==> flow/design.v <==
`timescale 1ns / 1ns  
module paddle_control(
    input clk,
    input en,
    input resetn,
    input [1:0] go,  
	 input [8:0] ball_x,
	 input [7:0] ball_y,
	 output reg [2:0] PADDLE_HIT,
    output reg draw,
	 output reg [8:0] current_state
    );
    reg [8:0] next_state; 
    localparam  BRICK_WIDTH = 8'd16,
					 BRICK_HEIGHT = 8'd8,
					 PADDLE_WIDTH= 8'd32,  
					 PADDLE_HEIGHT = 8'd2,
					 PADDLE_SIZE = 8'd32,
					 PADDLE_Y_POS = 9'd220;    
    always @(posedge clk)
    if(en) begin
		if(resetn) begin
         case (current_state)
					9'd8: current_state <= 2'd2 * go[0] + current_state;  
					9'd280: current_state <= current_state - (2'd2 * go[1]);  
            default: current_state <= (2'd2 * go[0]) - (2'd2 * go[1]) + current_state;  
         endcase
			if (go[0] || go[1]) draw <= 1'b1;
			else draw <= 1'b0;
		end
		if(resetn == 1'b0) begin
			draw <= 1'b1;
			current_state <= 9'd152;
		end
    end  
	 always@(posedge clk) if(en) begin
		PADDLE_HIT <= 0;
		if(ball_y >= PADDLE_Y_POS && ball_y <= PADDLE_Y_POS + 9'd3 && ball_x >= current_state && ball_x <= current_state + PADDLE_WIDTH)  
			PADDLE_HIT <= ((ball_x - current_state) / 9'd8) + 1'b1;
	 end
endmodule
`timescale 1ns / 1ns  
module ball_control(input clk, 
	input en,
	input reset,
	input [2:0] PADDLE_HIT,
	output reg [8:0] x,
	output reg [7:0] y,
	output reg BRICK_HIT,
	output reg [8:0] brick_x,
	output reg [7:0] brick_y
	);
	localparam LEFT_UP = 3'd0, UP_LEFT = 3'd1, UP_RIGHT = 3'd2, RIGHT_UP = 3'd3, LEFT_DOWN = 3'd4, DOWN_LEFT = 3'd5, DOWN_RIGHT = 3'd6, RIGHT_DOWN = 3'd7,
					LEFT_WALL_X = 9'd12,
					TOP_WALL_Y = 8'd20,
					RIGHT_WALL_X = 9'd320 - 9'd12,
					BRICK_WIDTH = 9'd32, BRICK_HEIGHT = 8'd4,
					BRICK_ONE_X = 9'd100, BRICK_ONE_Y = 8'd60,
					BRICK_TWO_X = 9'd150, BRICK_TWO_Y = 8'd60,
					BRICK_THREE_X = 9'd200, BRICK_THREE_Y = 8'd60;
	reg [8:0] d_x;
	reg [7:0] d_y;
	reg [2:0] current_direction;
	reg [1:0] WALL_HIT; 
	reg [2:0] status;  
	always @(posedge clk) if(en) begin
		case(current_direction)
			LEFT_UP: begin
				d_x <= -9'd2;
				d_y <= -8'd1;
			end
			UP_LEFT: begin
				d_x <= -9'd1;
				d_y <= -8'd2;
			end
			UP_RIGHT: begin
				d_x <= 9'd1;
				d_y <= -8'd2;
			end
			RIGHT_UP: begin
				d_x <= 9'd2;
				d_y <= -8'd1;
			end
			LEFT_DOWN: begin
				d_x <= -9'd2;
				d_y <= 8'd1;
			end
			DOWN_LEFT: begin
				d_x <= -9'd1;
				d_y <= 8'd2;
			end
			DOWN_RIGHT: begin
				d_x <= 9'd1;
				d_y <= 8'd2;
			end
			RIGHT_DOWN: begin
				d_x <= 9'd2;
				d_y <= 8'd1;
			end
		endcase
		if(!reset) begin
			x <= 9'd160;
			y <= 8'd218;
			current_direction <= UP_RIGHT; 
			d_x <= 9'd1;
			d_y <= -8'd2;
		end
		if(!reset) begin 
			status <= 3'b111;
			BRICK_HIT <= 1'b0;
		end
		BRICK_HIT <= 1'b0;
		if(y >= BRICK_ONE_Y && y <= (BRICK_ONE_Y + BRICK_HEIGHT) && x >= BRICK_ONE_X && x <= (BRICK_ONE_X + BRICK_WIDTH) && status[0] == 1'b1) begin
			BRICK_HIT <= 1'b1;
			brick_x <= BRICK_ONE_X; brick_y <= BRICK_ONE_Y;
			status[0] <= 1'b0;
			if(current_direction == LEFT_UP || current_direction == UP_LEFT || current_direction == RIGHT_UP || current_direction == UP_RIGHT)
				current_direction <= ((x - BRICK_ONE_X) / 9'd8) + 3'd4;
			else 
				current_direction <= (x - BRICK_ONE_X) / 9'd8;
		end
		if(y >= BRICK_TWO_Y && y <= (BRICK_TWO_Y + BRICK_HEIGHT) && x >= BRICK_TWO_X && x <= (BRICK_TWO_X + BRICK_WIDTH) && status[1] == 1'b1) begin
			BRICK_HIT <= 1'b1;
			brick_x <= BRICK_TWO_X; brick_y <= BRICK_TWO_Y;
			status[1] <= 1'b0;
			if(current_direction == LEFT_UP || current_direction == UP_LEFT || current_direction == RIGHT_UP || current_direction == UP_RIGHT)
				current_direction <= ((x - BRICK_TWO_X) / 9'd8) + 3'd4;
			else 
				current_direction <= (x - BRICK_TWO_X) / 9'd8;
		end
		if(y >= BRICK_THREE_Y && y <= (BRICK_THREE_Y + BRICK_HEIGHT) && x >= BRICK_THREE_X && x <= (BRICK_THREE_X + BRICK_WIDTH) && status[2] == 1'b1) begin
			BRICK_HIT <= 1'b1;
			brick_x <= BRICK_THREE_X; brick_y <= BRICK_THREE_Y;
			status[2] <= 1'b0;
			if(current_direction == LEFT_UP || current_direction == UP_LEFT || current_direction == RIGHT_UP || current_direction == UP_RIGHT)
				current_direction <= ((x - BRICK_THREE_X) / 9'd8) + 3'd4;
			else 
				current_direction <= (x - BRICK_THREE_X) / 9'd8;
		end
		if(reset && PADDLE_HIT !== 0) current_direction <= PADDLE_HIT - 3'b1;
		if(reset && WALL_HIT !== 0) begin
			case(WALL_HIT)
				2'd1: begin case(current_direction)
							LEFT_UP: begin current_direction <= RIGHT_UP;
											d_x <= 9'd2;
											d_y <= -8'd1;
										end
							UP_LEFT: begin current_direction <= UP_RIGHT;
											d_x <= 9'd1;
											d_y <= -8'd2;
										end
							LEFT_DOWN: begin current_direction <= RIGHT_DOWN;
												d_x <= 9'd2;
												d_y <= 8'd1;
											end
							DOWN_LEFT: begin current_direction <= DOWN_RIGHT;
												d_x <= 9'd1;
												d_y <= 8'd2;
											end
						endcase
					end
				2'd2: begin case(current_direction)
							LEFT_UP: begin current_direction <= LEFT_DOWN;
											d_x <= -9'd2;
											d_y <= 8'd1;
										end
							UP_LEFT: begin current_direction <= DOWN_LEFT;
											d_x <= -9'd1;
											d_y <= 8'd2;
										end
							RIGHT_UP: begin current_direction <= RIGHT_DOWN;
											d_x <= 9'd2;
											d_y <= 8'd1;
										end
							UP_RIGHT: begin current_direction <= DOWN_RIGHT;
												d_x <= 9'd1;
												d_y <= 8'd2;
										end
						endcase
					end
				2'd3: begin case(current_direction)
							RIGHT_UP: begin current_direction <= LEFT_UP;
											d_x <= -9'd2;
											d_y <= -8'd1;
										end
							UP_RIGHT: begin current_direction <= UP_LEFT;
											d_x <= -9'd1;
											d_y <= -8'd2;
										end
							RIGHT_DOWN: begin current_direction <= LEFT_DOWN;
												d_x <= -9'd2;
												d_y <= 8'd1;
										end
							DOWN_RIGHT: begin current_direction <= DOWN_LEFT;
												d_x <= -9'd2;
												d_y <= 8'd1;
										end
						endcase
					end
			endcase
		end
		if(reset) begin 
			x <= x + d_x;
			y <= y + d_y;
		end
		if(y >= 8'd235 && y <= 8'd240) begin
			d_x <= 1'b0;
			d_y <= 1'b0;
		end
	end
	always @(posedge clk) if(en) begin
		if(!reset) WALL_HIT <= 2'b0;
		else begin
			if(x <= LEFT_WALL_X) WALL_HIT <= 2'd1; 
			else begin
				if(y <= TOP_WALL_Y) WALL_HIT <= 2'd2;
				else begin
					if(x >= RIGHT_WALL_X) WALL_HIT <= 2'd3;
					else WALL_HIT <= 2'b0;
				end
			end
		end
	end
endmodule
`timescale 1ns / 1ns  
module new_draw(input clk,
	input reset,
	input [8:0] paddle_pos,
	input p_draw,
	input [8:0] ball_x,
	input [7:0] ball_y,
	input fps,
	input BRICK_HIT,
	input [8:0] brick_x,
	input [7:0] brick_y,
	output reg [8:0] x,
	output reg [7:0] y,
	output reg [2:0] color,
	output reg wren);
	reg [30:0] current_state, next_state;	
	reg [8:0] current_paddle;
	reg [8:0] current_ball_x;
	reg [7:0] current_ball_y;
	reg [3:0] current_brick;
	reg paddle_draw;
	reg ball_draw;
	reg brick_hit;
	reg [15:0] wall_draw_progress;
	reg [6:0] paddle_draw_progress;
	reg [31:0] reset_progress;
	reg [8:0] brick_draw_progress;
	localparam  PADDLE_SIZE = 8'd64,
					INIT = 32'd0,
					LEFT_WALL_FINISHED = INIT + 32'd1920,
					TOP_WALL_FINISHED = LEFT_WALL_FINISHED + 32'd2560,
					RIGHT_WALL_FINISHED = TOP_WALL_FINISHED + 32'd1920,
					DRAW_BRICKS = RIGHT_WALL_FINISHED + 1,
					BRICKS_FINISHED = DRAW_BRICKS + 32'd128,
					WAIT = BRICKS_FINISHED + 1'd1,
					PADDLE_ERASE_START = WAIT + 1'd1,
					PADDLE_DRAW_START = PADDLE_ERASE_START + PADDLE_SIZE + 1'd1,
					PADDLE_CYCLE_END = PADDLE_DRAW_START + PADDLE_SIZE + 1'd1,
					BALL_ERASE = PADDLE_CYCLE_END + 1,
					BALL_DRAW = BALL_ERASE + 2'd2,
					BALL_CYCLE_END = BALL_DRAW + 2'd2,
					RESET_START = BRICK_ERASE_END + 1'b1,
					RESET_END = RESET_START + 32'd76800,
					BRICK_ERASE_START = BALL_CYCLE_END + 1'b1,
					BRICK_ERASE_END = BRICK_ERASE_START + 8'd128;
	always @(posedge clk) begin
		case (current_state)
			WAIT: next_state <= ball_draw ? BALL_ERASE : (paddle_draw ? PADDLE_ERASE_START: WAIT);  
			PADDLE_CYCLE_END: next_state <= (ball_draw ? BALL_ERASE : WAIT);
			BALL_CYCLE_END: next_state <= (brick_hit ? BRICK_ERASE_START : WAIT);
			BRICKS_FINISHED: begin
				if(current_brick < 3'd3) next_state <= DRAW_BRICKS;
				else next_state <= WAIT;
			end
			BRICK_ERASE_END: next_state <= (paddle_draw ? PADDLE_ERASE_START : WAIT);
			RESET_END: next_state <= INIT;
			default: next_state <= current_state + 1'd1;
		endcase			
		if(!reset) begin
			current_state <= INIT;
		end
		else current_state <= next_state;
	end
	always @(posedge clk) begin
		if(fps) ball_draw <= 1'b1;
		if(BRICK_HIT) brick_hit <= 1'b1;
		if(!reset) begin 
			brick_hit <= 1'b0;
			current_brick <= 3'b0;
		end
		case (current_state)
			INIT: begin 
				wall_draw_progress <= 16'd0;
				wren <= 1'b1;
			end	
			LEFT_WALL_FINISHED: begin
				wall_draw_progress <= 16'd0;
			end
			TOP_WALL_FINISHED: begin
				wall_draw_progress <= 16'd0;
			end
			WAIT: begin
				paddle_draw <= p_draw;
				wren <= 1'b0;
			end
			PADDLE_ERASE_START: begin 
				wren <= 1'b1;
				paddle_draw_progress <= 6'd0;
			end
			PADDLE_DRAW_START: begin
				paddle_draw_progress <= 6'd0;
				current_paddle <= paddle_pos;
			end
			PADDLE_CYCLE_END: paddle_draw <= 1'b0;
			BALL_ERASE: wren <= 1'b1;
			BALL_DRAW: begin
				current_ball_x <= ball_x;
				current_ball_y <= ball_y;
			end
			BALL_CYCLE_END: ball_draw <= 1'b0;
			RESET_START: begin 
				wren <= 1'b1;
				reset_progress <= 32'd0;
				y <= 8'd8;
			end
			DRAW_BRICKS: begin 
				wren <= 1'b1;
				brick_draw_progress <= 9'd0;
				current_brick <= current_brick + 1'b1;
			end
			BRICKS_FINISHED: wren <= 1'b0;
			BRICK_ERASE_START: brick_draw_progress <= 9'd0;
			BRICK_ERASE_END: brick_hit <= 1'b0;
			default: begin
				if(INIT < current_state && current_state < LEFT_WALL_FINISHED) begin
					color <= 3'b100;
					x <= wall_draw_progress % 4'd8;
					y <= wall_draw_progress / 4'd8;
				end
				if(LEFT_WALL_FINISHED < current_state && current_state < TOP_WALL_FINISHED) begin
					color <= 3'b100;
					x <= wall_draw_progress % 9'd320;
					y <= wall_draw_progress / 9'd320;
				end
				if(TOP_WALL_FINISHED < current_state && current_state < RIGHT_WALL_FINISHED) begin
					color <= 3'b100;
					x <= 9'd320 - (wall_draw_progress % 4'd8);
					y <= wall_draw_progress / 4'd8;
				end
				if(PADDLE_ERASE_START < current_state && current_state < PADDLE_DRAW_START) begin
					color <= 3'b000;
					x <= current_paddle + (paddle_draw_progress % 6'd32);
					y <= 9'd220 + (paddle_draw_progress / 6'd32);
				end
				if(PADDLE_DRAW_START < current_state && current_state < PADDLE_CYCLE_END) begin
					color <= 3'b001;
					x <= current_paddle + (paddle_draw_progress % 6'd32);
					y <= 9'd220 + (paddle_draw_progress / 6'd32);
				end
				if(BALL_ERASE < current_state && current_state < BALL_DRAW) begin
					color <= 3'b000;
					x <= current_ball_x;
					y <= current_ball_y;
				end
				if(BALL_DRAW < current_state && current_state < BALL_CYCLE_END) begin
					color <= 3'b010;
					x <= current_ball_x;
					y <= current_ball_y;
				end
				if(RESET_START < current_state && current_state < RESET_END) begin
					color<= 3'b000;
					x <= reset_progress % 9'd320;
					y <= reset_progress / 9'd320;
				end
				if(DRAW_BRICKS < current_state && current_state < BRICKS_FINISHED && current_brick == 4'd1) begin
					color <= 3'b110;
					x <= 9'd100 + (brick_draw_progress % 9'd32);
					y <= 8'd60 + (brick_draw_progress / 8'd32);
				end
				if(DRAW_BRICKS < current_state && current_state < BRICKS_FINISHED && current_brick == 4'd2) begin
					color <= 3'b110;
					x <= 9'd150 + (brick_draw_progress % 9'd32);
					y <= 8'd60 + (brick_draw_progress / 8'd32);
				end
				if(DRAW_BRICKS < current_state && current_state < BRICKS_FINISHED && current_brick == 4'd3) begin
					color <= 3'b110;
					x <= 9'd200 + (brick_draw_progress % 9'd32);
					y <= 8'd60 + (brick_draw_progress / 8'd32);
				end
				if(BRICK_ERASE_START < current_state && current_state < BRICK_ERASE_END) begin
					wren <= 1'b1;
					color <= 3'b000;
					x <= brick_x + (brick_draw_progress % 9'd32);
					y <= brick_y + (brick_draw_progress / 8'd32);
				end
				wall_draw_progress <= wall_draw_progress + 1'b1;
				paddle_draw_progress <= paddle_draw_progress + 1'b1;
				reset_progress <= reset_progress + 1'b1;
				brick_draw_progress <= brick_draw_progress + 1'b1;
			end
		endcase
		if(!reset) begin
			x <= 9'd0;
			y <= 8'd0;
			color <= 3'b000;
			paddle_draw <= 1'b0;
			current_paddle <= 9'd152;
			current_ball_x <= 9'd160;
			current_ball_y <= 8'd218;
		end
	end
endmodule
`timescale 1ns / 1ns  
module breakout
	(
		input         clk,
		input         resetn,        
		input  [1:0]  go,            
		input         paddle_tick,   
		input         ball_tick,     
		output [8:0]  x,
		output [7:0]  y,
		output [2:0]  colour,
		output        plot
	);
	 wire draw_paddle;
	 wire[8:0] paddle_pos;
	 wire[8:0] ball_x; wire [7:0] ball_y;
	 wire[2:0] BALL_HIT;
	 wire BRICK_HIT;
	 wire [8:0] brick_x;
	 wire [7:0] brick_y;
	 wire fps_clock = paddle_tick | ~resetn;
	 wire thirty_clock = ball_tick | ~resetn;
	paddle_control PC(.clk(clk), .en(fps_clock), .resetn(resetn), .go(go), .ball_x(ball_x), .ball_y(ball_y), .draw(draw_paddle), .current_state(paddle_pos), .PADDLE_HIT(BALL_HIT));
	ball_control BC(.clk(clk), .en(thirty_clock), .reset(resetn), .x(ball_x), .y(ball_y), .PADDLE_HIT(BALL_HIT), .BRICK_HIT(BRICK_HIT), .brick_x(brick_x), .brick_y(brick_y));
	new_draw ND(.clk(clk), .reset(resetn), .paddle_pos(paddle_pos), .p_draw(draw_paddle), .ball_x(ball_x), .ball_y(ball_y), .x(x), .y(y), .color(colour), .wren(plot), .fps(thirty_clock), .BRICK_HIT(BRICK_HIT), .brick_x(brick_x), .brick_y(brick_y));
endmodule
==> Tool chain data of breakout <==
What the tools print for breakout, step after step.
Line numbers count from 1 in the design file above.
{ "setup": {"top_module": "breakout", "clk_port": "clk", "library": "sky130hd", "pvt_corner": "tt_025C_1v80"} }

==> Word level <==
Source: Yosys, flattened and elaborated, memories not mapped. Widths are those after wreduce. Print and check cells do not count. Equal cells are merged and count once.
Yosys's memory passes give these memory sizes; they may raise the number of words (mostly to a power of two), join words into wider ones and drop unused or constant bits.
{ "word_totals": {"ff_bits": 243, "rom_bits": 136, "clocked_rd_ports_x_width": 17, "memories": 1, "input_bits": 6, "output_inout_bits": 21, "word_cells": 302} }
{ "classes": {"addsub": 30, "n_div": 4, "n_cmp": 38, "n_eq": 36, "n_mux": 87, "logic": 6, "n_reduce_logical": 67} }
{ "mem_list": {"columns": ["name", "words", "width", "read_ports", "wr", "line_no", "source"], "rows": [
  ["(name not given)", 8, 17, 1, 0, 67, "case(current_direction)"]
]} }
{ "ops": {"columns": ["operator", "count"], "rows": [
  ["31-bit by 13-bit == test with 1-bit output (second input constant)", 13],
  ["32-bit by 9-bit divider with 32-bit output (second input constant)", 1],
  ["32-bit by 9-bit modulo with 32-bit output (second input constant)", 1],
  ["13-bit by 31-bit < comparator with 1-bit output (first input constant)", 8],
  ["31-bit by 13-bit < comparator with 1-bit output (second input constant)", 8],
  ["31-bit parallel mux with 6-bit select", 1],
  ["16-bit by 9-bit divider with 16-bit output (second input constant)", 1],
  ["16-bit by 9-bit modulo with 16-bit output (second input constant)", 1],
  ["8-bit two-way mux", 16],
  ["9-bit two-way mux", 14],
  ["9-bit parallel mux with 2-bit select", 4],
  ["3-bit two-way mux", 22],
  ["32-bit parallel mux with 2-bit select", 1],
  ["8-bit parallel mux with 3-bit select", 2],
  ["9-bit parallel mux with 4-bit select", 1],
  ["3-bit parallel mux with 4-bit select", 3],
  ["32-bit by 1-bit adder with 32-bit output (second input constant)", 1],
  ["16-bit parallel mux with 2-bit select", 1],
  ["8-bit parallel mux with 4-bit select", 1],
  ["8-bit parallel mux with 2-bit select", 2],
  ["1-bit by 31-bit < comparator with 1-bit output (first input constant)", 1],
  ["11-bit by 31-bit < comparator with 1-bit output (first input constant)", 1],
  ["31-bit by 1-bit adder with 31-bit output (second input constant)", 1],
  ["31-bit by 11-bit < comparator with 1-bit output (second input constant)", 1],
  ["31-bit by 11-bit == test with 1-bit output (second input constant)", 1],
  ["31-bit by 17-bit < comparator with 1-bit output (second input constant)", 1],
  ["31-bit by 17-bit == test with 1-bit output (second input constant)", 1],
  ["31-bit logical NOT", 1]
]} }
Not listed: further kinds 77, cells in them 158.

==> Longest topological paths <==
Longest topological path by Yosys (ltp), each cell counted once; first at word level (registers and memories cut), then after technology mapping (sequential cells cut; the memories' decode and read muxes count).
{ "logic_depth": {"depth_word": 15, "abc_area": 0, "ltp_mapped": 35, "ltp_nobuf": 28} }

==> Synthesis result <==
The flow's flattened synthesis, as Yosys stat reports it; memories are mapped. The netlist is that of the ABC_AREA named above (0 if unset); the other value can give another one.
{ "synth_totals": {"mapped_cells": 2193, "yosys_area_um2": 17815.8, "ffs": 236, "buffers": 120} }
{ "types": {"columns": ["cell", "count"], "rows": [
  ["sky130_fd_sc_hd__edfxtp_1", 117],
  ["sky130_fd_sc_hd__dfxtp_1", 119],
  ["sky130_fd_sc_hd__ha_1", 79],
  ["sky130_fd_sc_hd__nor2_1", 260],
  ["sky130_fd_sc_hd__nand2_1", 248],
  ["sky130_fd_sc_hd__xnor2_1", 79],
  ["sky130_fd_sc_hd__a21oi_1", 118],
  ["sky130_fd_sc_hd__nand3_1", 106],
  ["sky130_fd_sc_hd__xor2_1", 58],
  ["sky130_fd_sc_hd__o21ai_0", 99],
  ["sky130_fd_sc_hd__and2_1", 55],
  ["sky130_fd_sc_hd__clkbuf_1", 90],
  ["sky130_fd_sc_hd__mux2i_1", 33],
  ["sky130_fd_sc_hd__nor3_1", 59],
  ["sky130_fd_sc_hd__inv_1", 77],
  ["sky130_fd_sc_hd__nand4_1", 37],
  ["sky130_fd_sc_hd__and3_1", 36],
  ["sky130_fd_sc_hd__a31oi_1", 31]
]} }
Not listed: further types 94, cells in them 492.
By module: a second synthesis without flattening, with its own total; a netlist apart from the flattened one above.
{ "unflattened": {"hier_cells": 2498, "area_unflattened_um2": 20221.9} }
Rows give one instance, submodules left out.
{ "by_module": {"columns": ["module", "n_inst", "cells", "mod_area_um2", "mod_seq_area_um2"], "rows": [
  ["new_draw", 1, 1966, 15327.2, 4294.1],
  ["ball_control", 1, 386, 3550.9, 1261.2],
  ["paddle_control", 1, 144, 1331.3, 360.3],
  ["breakout", 1, 2, 12.5, 0.0]
]} }

==> Worst setup path after synthesis <==
Path of least setup slack by OpenSTA after synthesis, without wires, with an ideal clock, recovery checks aside; 20% of the period is set as input and as output delay. Where synthesis merged equal registers, the netlist keeps one of their names.
{ "synth_path": {"path_type": "register to register", "from": "register ND.reset_progress[27]", "to": "register ND.x[8]", "period_ps": 20000, "setup_time_ps": 140, "t_first_pin_ps": 0, "t_arrival_ps": 6811, "path_slack_ps": 13049, "path_delay_ps": 6951, "path_stages": 33, "n_path_buf": 6, "period_less_setup_slack_ps": 6951} }
"path_delay_ps" = arrival - input delay + setup time.
"path_stages": output pins that drive a net of the path, with the launching flip-flop's if there is one; two outputs of one cell count as two.
"period_less_setup_slack_ps" is the clock period less the worst setup slack; recovery checks do not enter. This is arithmetic on one report: input and output delays are still those of the set period (20% each).
The rows between start and end are the longest chain of elaborated cells between them; the timing report does not say that the signal goes this way. Where chains are equally long, one stands for them.
A line is the first line of the expression or statement that the cell stems from. Yosys adds cells for indexed reads and writes and turns some case tables into memories.
At most two assigning lines are given for a register; there are more.
{ "synth_between": {"cell_sequence": "sky130_fd_sc_hd__edfxtp_1 > sky130_fd_sc_hd__buf_4 > sky130_fd_sc_hd__nor2_1 > sky130_fd_sc_hd__o22ai_2 > sky130_fd_sc_hd__a21oi_4 > sky130_fd_sc_hd__nand2_2 > sky130_fd_sc_hd__or4_4 > sky130_fd_sc_hd__buf_6 > sky130_fd_sc_hd__a311oi_2 > sky130_fd_sc_hd__xnor2_1 > sky130_fd_sc_hd__nor4b_1 > sky130_fd_sc_hd__a21oi_1 > sky130_fd_sc_hd__o21a_1 > sky130_fd_sc_hd__buf_2 > sky130_fd_sc_hd__and4_1 > sky130_fd_sc_hd__a211oi_2 > sky130_fd_sc_hd__o211ai_2 > sky130_fd_sc_hd__o2bb2ai_1 > sky130_fd_sc_hd__buf_4 > sky130_fd_sc_hd__and3_1 > sky130_fd_sc_hd__o22a_1 > sky130_fd_sc_hd__nor4_4 > sky130_fd_sc_hd__nand3_1 > sky130_fd_sc_hd__nor3b_2 > sky130_fd_sc_hd__o22ai_4 > sky130_fd_sc_hd__buf_2 > sky130_fd_sc_hd__a21oi_1 > sky130_fd_sc_hd__a211oi_2 > sky130_fd_sc_hd__buf_2 > sky130_fd_sc_hd__o32ai_1 > sky130_fd_sc_hd__a221o_1 > sky130_fd_sc_hd__a31oi_1 > sky130_fd_sc_hd__a21oi_1", "elab_chain_cells": 6, "cells_between": 6} }
{ "synth_lines": {"columns": ["item", "line_no", "source"], "rows": [
  ["from (decl)", 250, "reg [31:0] reset_progress;"],
  ["from (assign)", 327, "reset_progress <= 32'd0;"],
  ["from (assign)", 402, "reset_progress <= reset_progress + 1'b1;"],
  ["32-bit by 9-bit modulo with 32-bit output", 376, "x <= reset_progress % 9'd320;"],
  ["9-bit two-way mux", 374, "if(RESET_START < current_state && current_state < RESET_END) begin"],
  ["9-bit two-way mux", 379, "if(DRAW_BRICKS < current_state && current_state < BRICKS_FINISHED && current_brick == 4'd1) begin"],
  ["9-bit two-way mux", 384, "if(DRAW_BRICKS < current_state && current_state < BRICKS_FINISHED && current_brick == 4'd2) begin"],
  ["9-bit two-way mux", 389, "if(DRAW_BRICKS < current_state && current_state < BRICKS_FINISHED && current_brick == 4'd3) begin"],
  ["9-bit two-way mux", 394, "if(BRICK_ERASE_START < current_state && current_state < BRICK_ERASE_END) begin"],
  ["to (assign)", 391, "x <= 9'd200 + (brick_draw_progress % 9'd32);"],
  ["to (assign)", 397, "x <= brick_x + (brick_draw_progress % 9'd32);"],
  ["to (decl)", 236, "output reg [8:0] x,"]
]} }

==> Path in the finished layout <==
Path of least setup slack in the final report of record 1 (OpenROAD, finished layout, wires in). Where an end is a register, its clock arrival counts in the times.
The report prints the path's times to 10 ps; the period is as set.
{ "layout_path": {"path_type": "register to register", "from": "register ND.reset_progress[28]", "to": "register ND.x[6]", "period_ps": 5280, "setup_time_ps": 80, "t_first_pin_ps": 540, "t_arrival_ps": 8090, "path_slack_ps": -2340, "path_stages": 35, "n_path_buf": 8} }
The rows between start and end are the longest chain of elaborated cells between them; the timing report does not say that the signal goes this way. Where chains are equally long, one stands for them.
At most two assigning lines are given for a register; there are more.
{ "layout_between": {"cell_sequence": "sky130_fd_sc_hd__edfxtp_1 > sky130_fd_sc_hd__buf_6 > sky130_fd_sc_hd__buf_6 > sky130_fd_sc_hd__xor2_1 > sky130_fd_sc_hd__mux2i_1 > sky130_fd_sc_hd__nand2_2 > sky130_fd_sc_hd__buf_6 > sky130_fd_sc_hd__a2111oi_4 > sky130_fd_sc_hd__nor2_4 > sky130_fd_sc_hd__a221o_1 > sky130_fd_sc_hd__buf_4 > sky130_fd_sc_hd__nand3_4 > sky130_fd_sc_hd__o32ai_2 > sky130_fd_sc_hd__a221o_1 > sky130_fd_sc_hd__o21ai_0 > sky130_fd_sc_hd__a41oi_2 > sky130_fd_sc_hd__or3_4 > sky130_fd_sc_hd__buf_6 > sky130_fd_sc_hd__or2_1 > sky130_fd_sc_hd__o32a_1 > sky130_fd_sc_hd__a41o_1 > sky130_fd_sc_hd__and3_4 > sky130_fd_sc_hd__buf_6 > sky130_fd_sc_hd__nor3_4 > sky130_fd_sc_hd__nor3b_4 > sky130_fd_sc_hd__o22ai_4 > sky130_fd_sc_hd__buf_6 > sky130_fd_sc_hd__nand3_1 > sky130_fd_sc_hd__a22o_1 > sky130_fd_sc_hd__o2111a_2 > sky130_fd_sc_hd__buf_4 > sky130_fd_sc_hd__a311o_1 > sky130_fd_sc_hd__a22o_1 > sky130_fd_sc_hd__xor2_1 > sky130_fd_sc_hd__a311oi_2", "elab_chain_cells": 6, "cells_between": 6} }
{ "layout_lines": {"columns": ["item", "line_no", "source"], "rows": [
  ["from (decl)", 250, "reg [31:0] reset_progress;"],
  ["from (assign)", 327, "reset_progress <= 32'd0;"],
  ["from (assign)", 402, "reset_progress <= reset_progress + 1'b1;"],
  ["32-bit by 9-bit modulo with 32-bit output", 376, "x <= reset_progress % 9'd320;"],
  ["9-bit two-way mux", 374, "if(RESET_START < current_state && current_state < RESET_END) begin"],
  ["9-bit two-way mux", 379, "if(DRAW_BRICKS < current_state && current_state < BRICKS_FINISHED && current_brick == 4'd1) begin"],
  ["9-bit two-way mux", 384, "if(DRAW_BRICKS < current_state && current_state < BRICKS_FINISHED && current_brick == 4'd2) begin"],
  ["9-bit two-way mux", 389, "if(DRAW_BRICKS < current_state && current_state < BRICKS_FINISHED && current_brick == 4'd3) begin"],
  ["9-bit two-way mux", 394, "if(BRICK_ERASE_START < current_state && current_state < BRICK_ERASE_END) begin"],
  ["to (assign)", 391, "x <= 9'd200 + (brick_draw_progress % 9'd32);"],
  ["to (assign)", 397, "x <= brick_x + (brick_draw_progress % 9'd32);"],
  ["to (decl)", 236, "output reg [8:0] x,"]
]} }

Subject: flow runs of breakout

Hi,

Record of 2 stored runs of the RTL-to-layout flow on breakout, platform sky130hd. The runs are unordered. Constraints: input delay and output delay 20% of the set period each, output load 0.01 pF.
"achievedPeriod_ps": clock period set for the run, less the worst setup slack. It is reckoned from that one timing run; input and output delays stay at 20% of the period that was set.
"worst_path_allowed_less_slack_ps" is the time allowed to the run's worst setup path (the clock period less input and output delay, where it has them) less its slack. Clock arrival times count: a late capture clock shortens it, a late launch clock lengthens it.
"power_uw" rests on the timing tool's default activity at the inputs, not on a simulated workload.
"worst_path_allowed_less_slack_ps" is given in steps of 10 ps.

Record 1
==> flow/run.sh <==
#!/bin/bash
# the make line also repeats the synthesis and layout settings of config.mk as NAME=value (left out here)
make -C /OpenROAD-flow-scripts/flow DESIGN_CONFIG=/design/flow/config.mk WORK_HOME=/design/flow/orfs CLKGATE_MAP_FILE= finish
==> flow/config.mk <==
export PLATFORM = sky130hd
export DESIGN_NAME = breakout
export DESIGN_NICKNAME = breakout
export VERILOG_FILES = /design/flow/design.v
export SDC_FILE = /design/flow/constraint.sdc
export NUM_CORES = 4
export LEC_CHECK = 0
export CAP_MARGIN = 20
export CELL_PAD_IN_SITES_DETAIL_PLACEMENT = 0
export CORE_ASPECT_RATIO = 0.6
export CORE_MARGIN = 3
export CORE_UTILIZATION = 40
export CTS_CLUSTER_DIAMETER = 138
export GPL_ROUTABILITY_DRIVEN = 0
export HOLD_SLACK_MARGIN = -0.1
export MAX_ROUTING_LAYER = met5
export MIN_ROUTING_LAYER = met1
export PLACE_DENSITY_LB_ADDON = 0.08
export SETUP_SLACK_MARGIN = 1.41
export SLEW_MARGIN = 40
==> flow/constraint.sdc <==
create_clock -name core_clock -period 5.28 [get_ports {clk}]
set_input_delay 1.0560 -clock core_clock [delete_from_list [all_inputs] [get_ports {clk}]]
set_output_delay 1.0560 -clock core_clock [all_outputs]
set_load 0.01 [all_outputs]

==> results of record 1, as JSON <==
{
  "worst_path_allowed_less_slack_ps": 7620,
  "path_kind": "register to register",
  "finalUtil_pct": 54.0,
  "design_die_area_um2": 47191.2,
  "synthArea_um2": 17815.8,
  "power_uw": 7240,
  "fin_ws_ps": -2336,
  "achievedPeriod_ps": 7616
}

Record 2
==> flow/run.sh <==
#!/bin/bash
# the make line also repeats the synthesis and layout settings of config.mk as NAME=value (left out here)
make -C /OpenROAD-flow-scripts/flow DESIGN_CONFIG=/design/flow/config.mk WORK_HOME=/design/flow/orfs CLKGATE_MAP_FILE= finish
==> flow/config.mk <==
export PLATFORM = sky130hd
export DESIGN_NAME = breakout
export DESIGN_NICKNAME = breakout
export VERILOG_FILES = /design/flow/design.v
export SDC_FILE = /design/flow/constraint.sdc
export NUM_CORES = 4
export LEC_CHECK = 0
export CAP_MARGIN = 10
export CELL_PAD_IN_SITES_GLOBAL_PLACEMENT = 3
export CORE_ASPECT_RATIO = 1.47
export CORE_MARGIN = 2
export CORE_UTILIZATION = 63
export PLACE_DENSITY_LB_ADDON = 0.24
export SETUP_SLACK_MARGIN = 0.44
export SLEW_MARGIN = 20
==> flow/constraint.sdc <==
create_clock -name core_clock -period 8.26 [get_ports {clk}]
set_input_delay 1.6520 -clock core_clock [delete_from_list [all_inputs] [get_ports {clk}]]
set_output_delay 1.6520 -clock core_clock [all_outputs]
set_load 0.01 [all_outputs]

==> results of record 2, as JSON <==
{
  "outcome": "stopped before the end: placement reported FLW-0024"
}

Regards
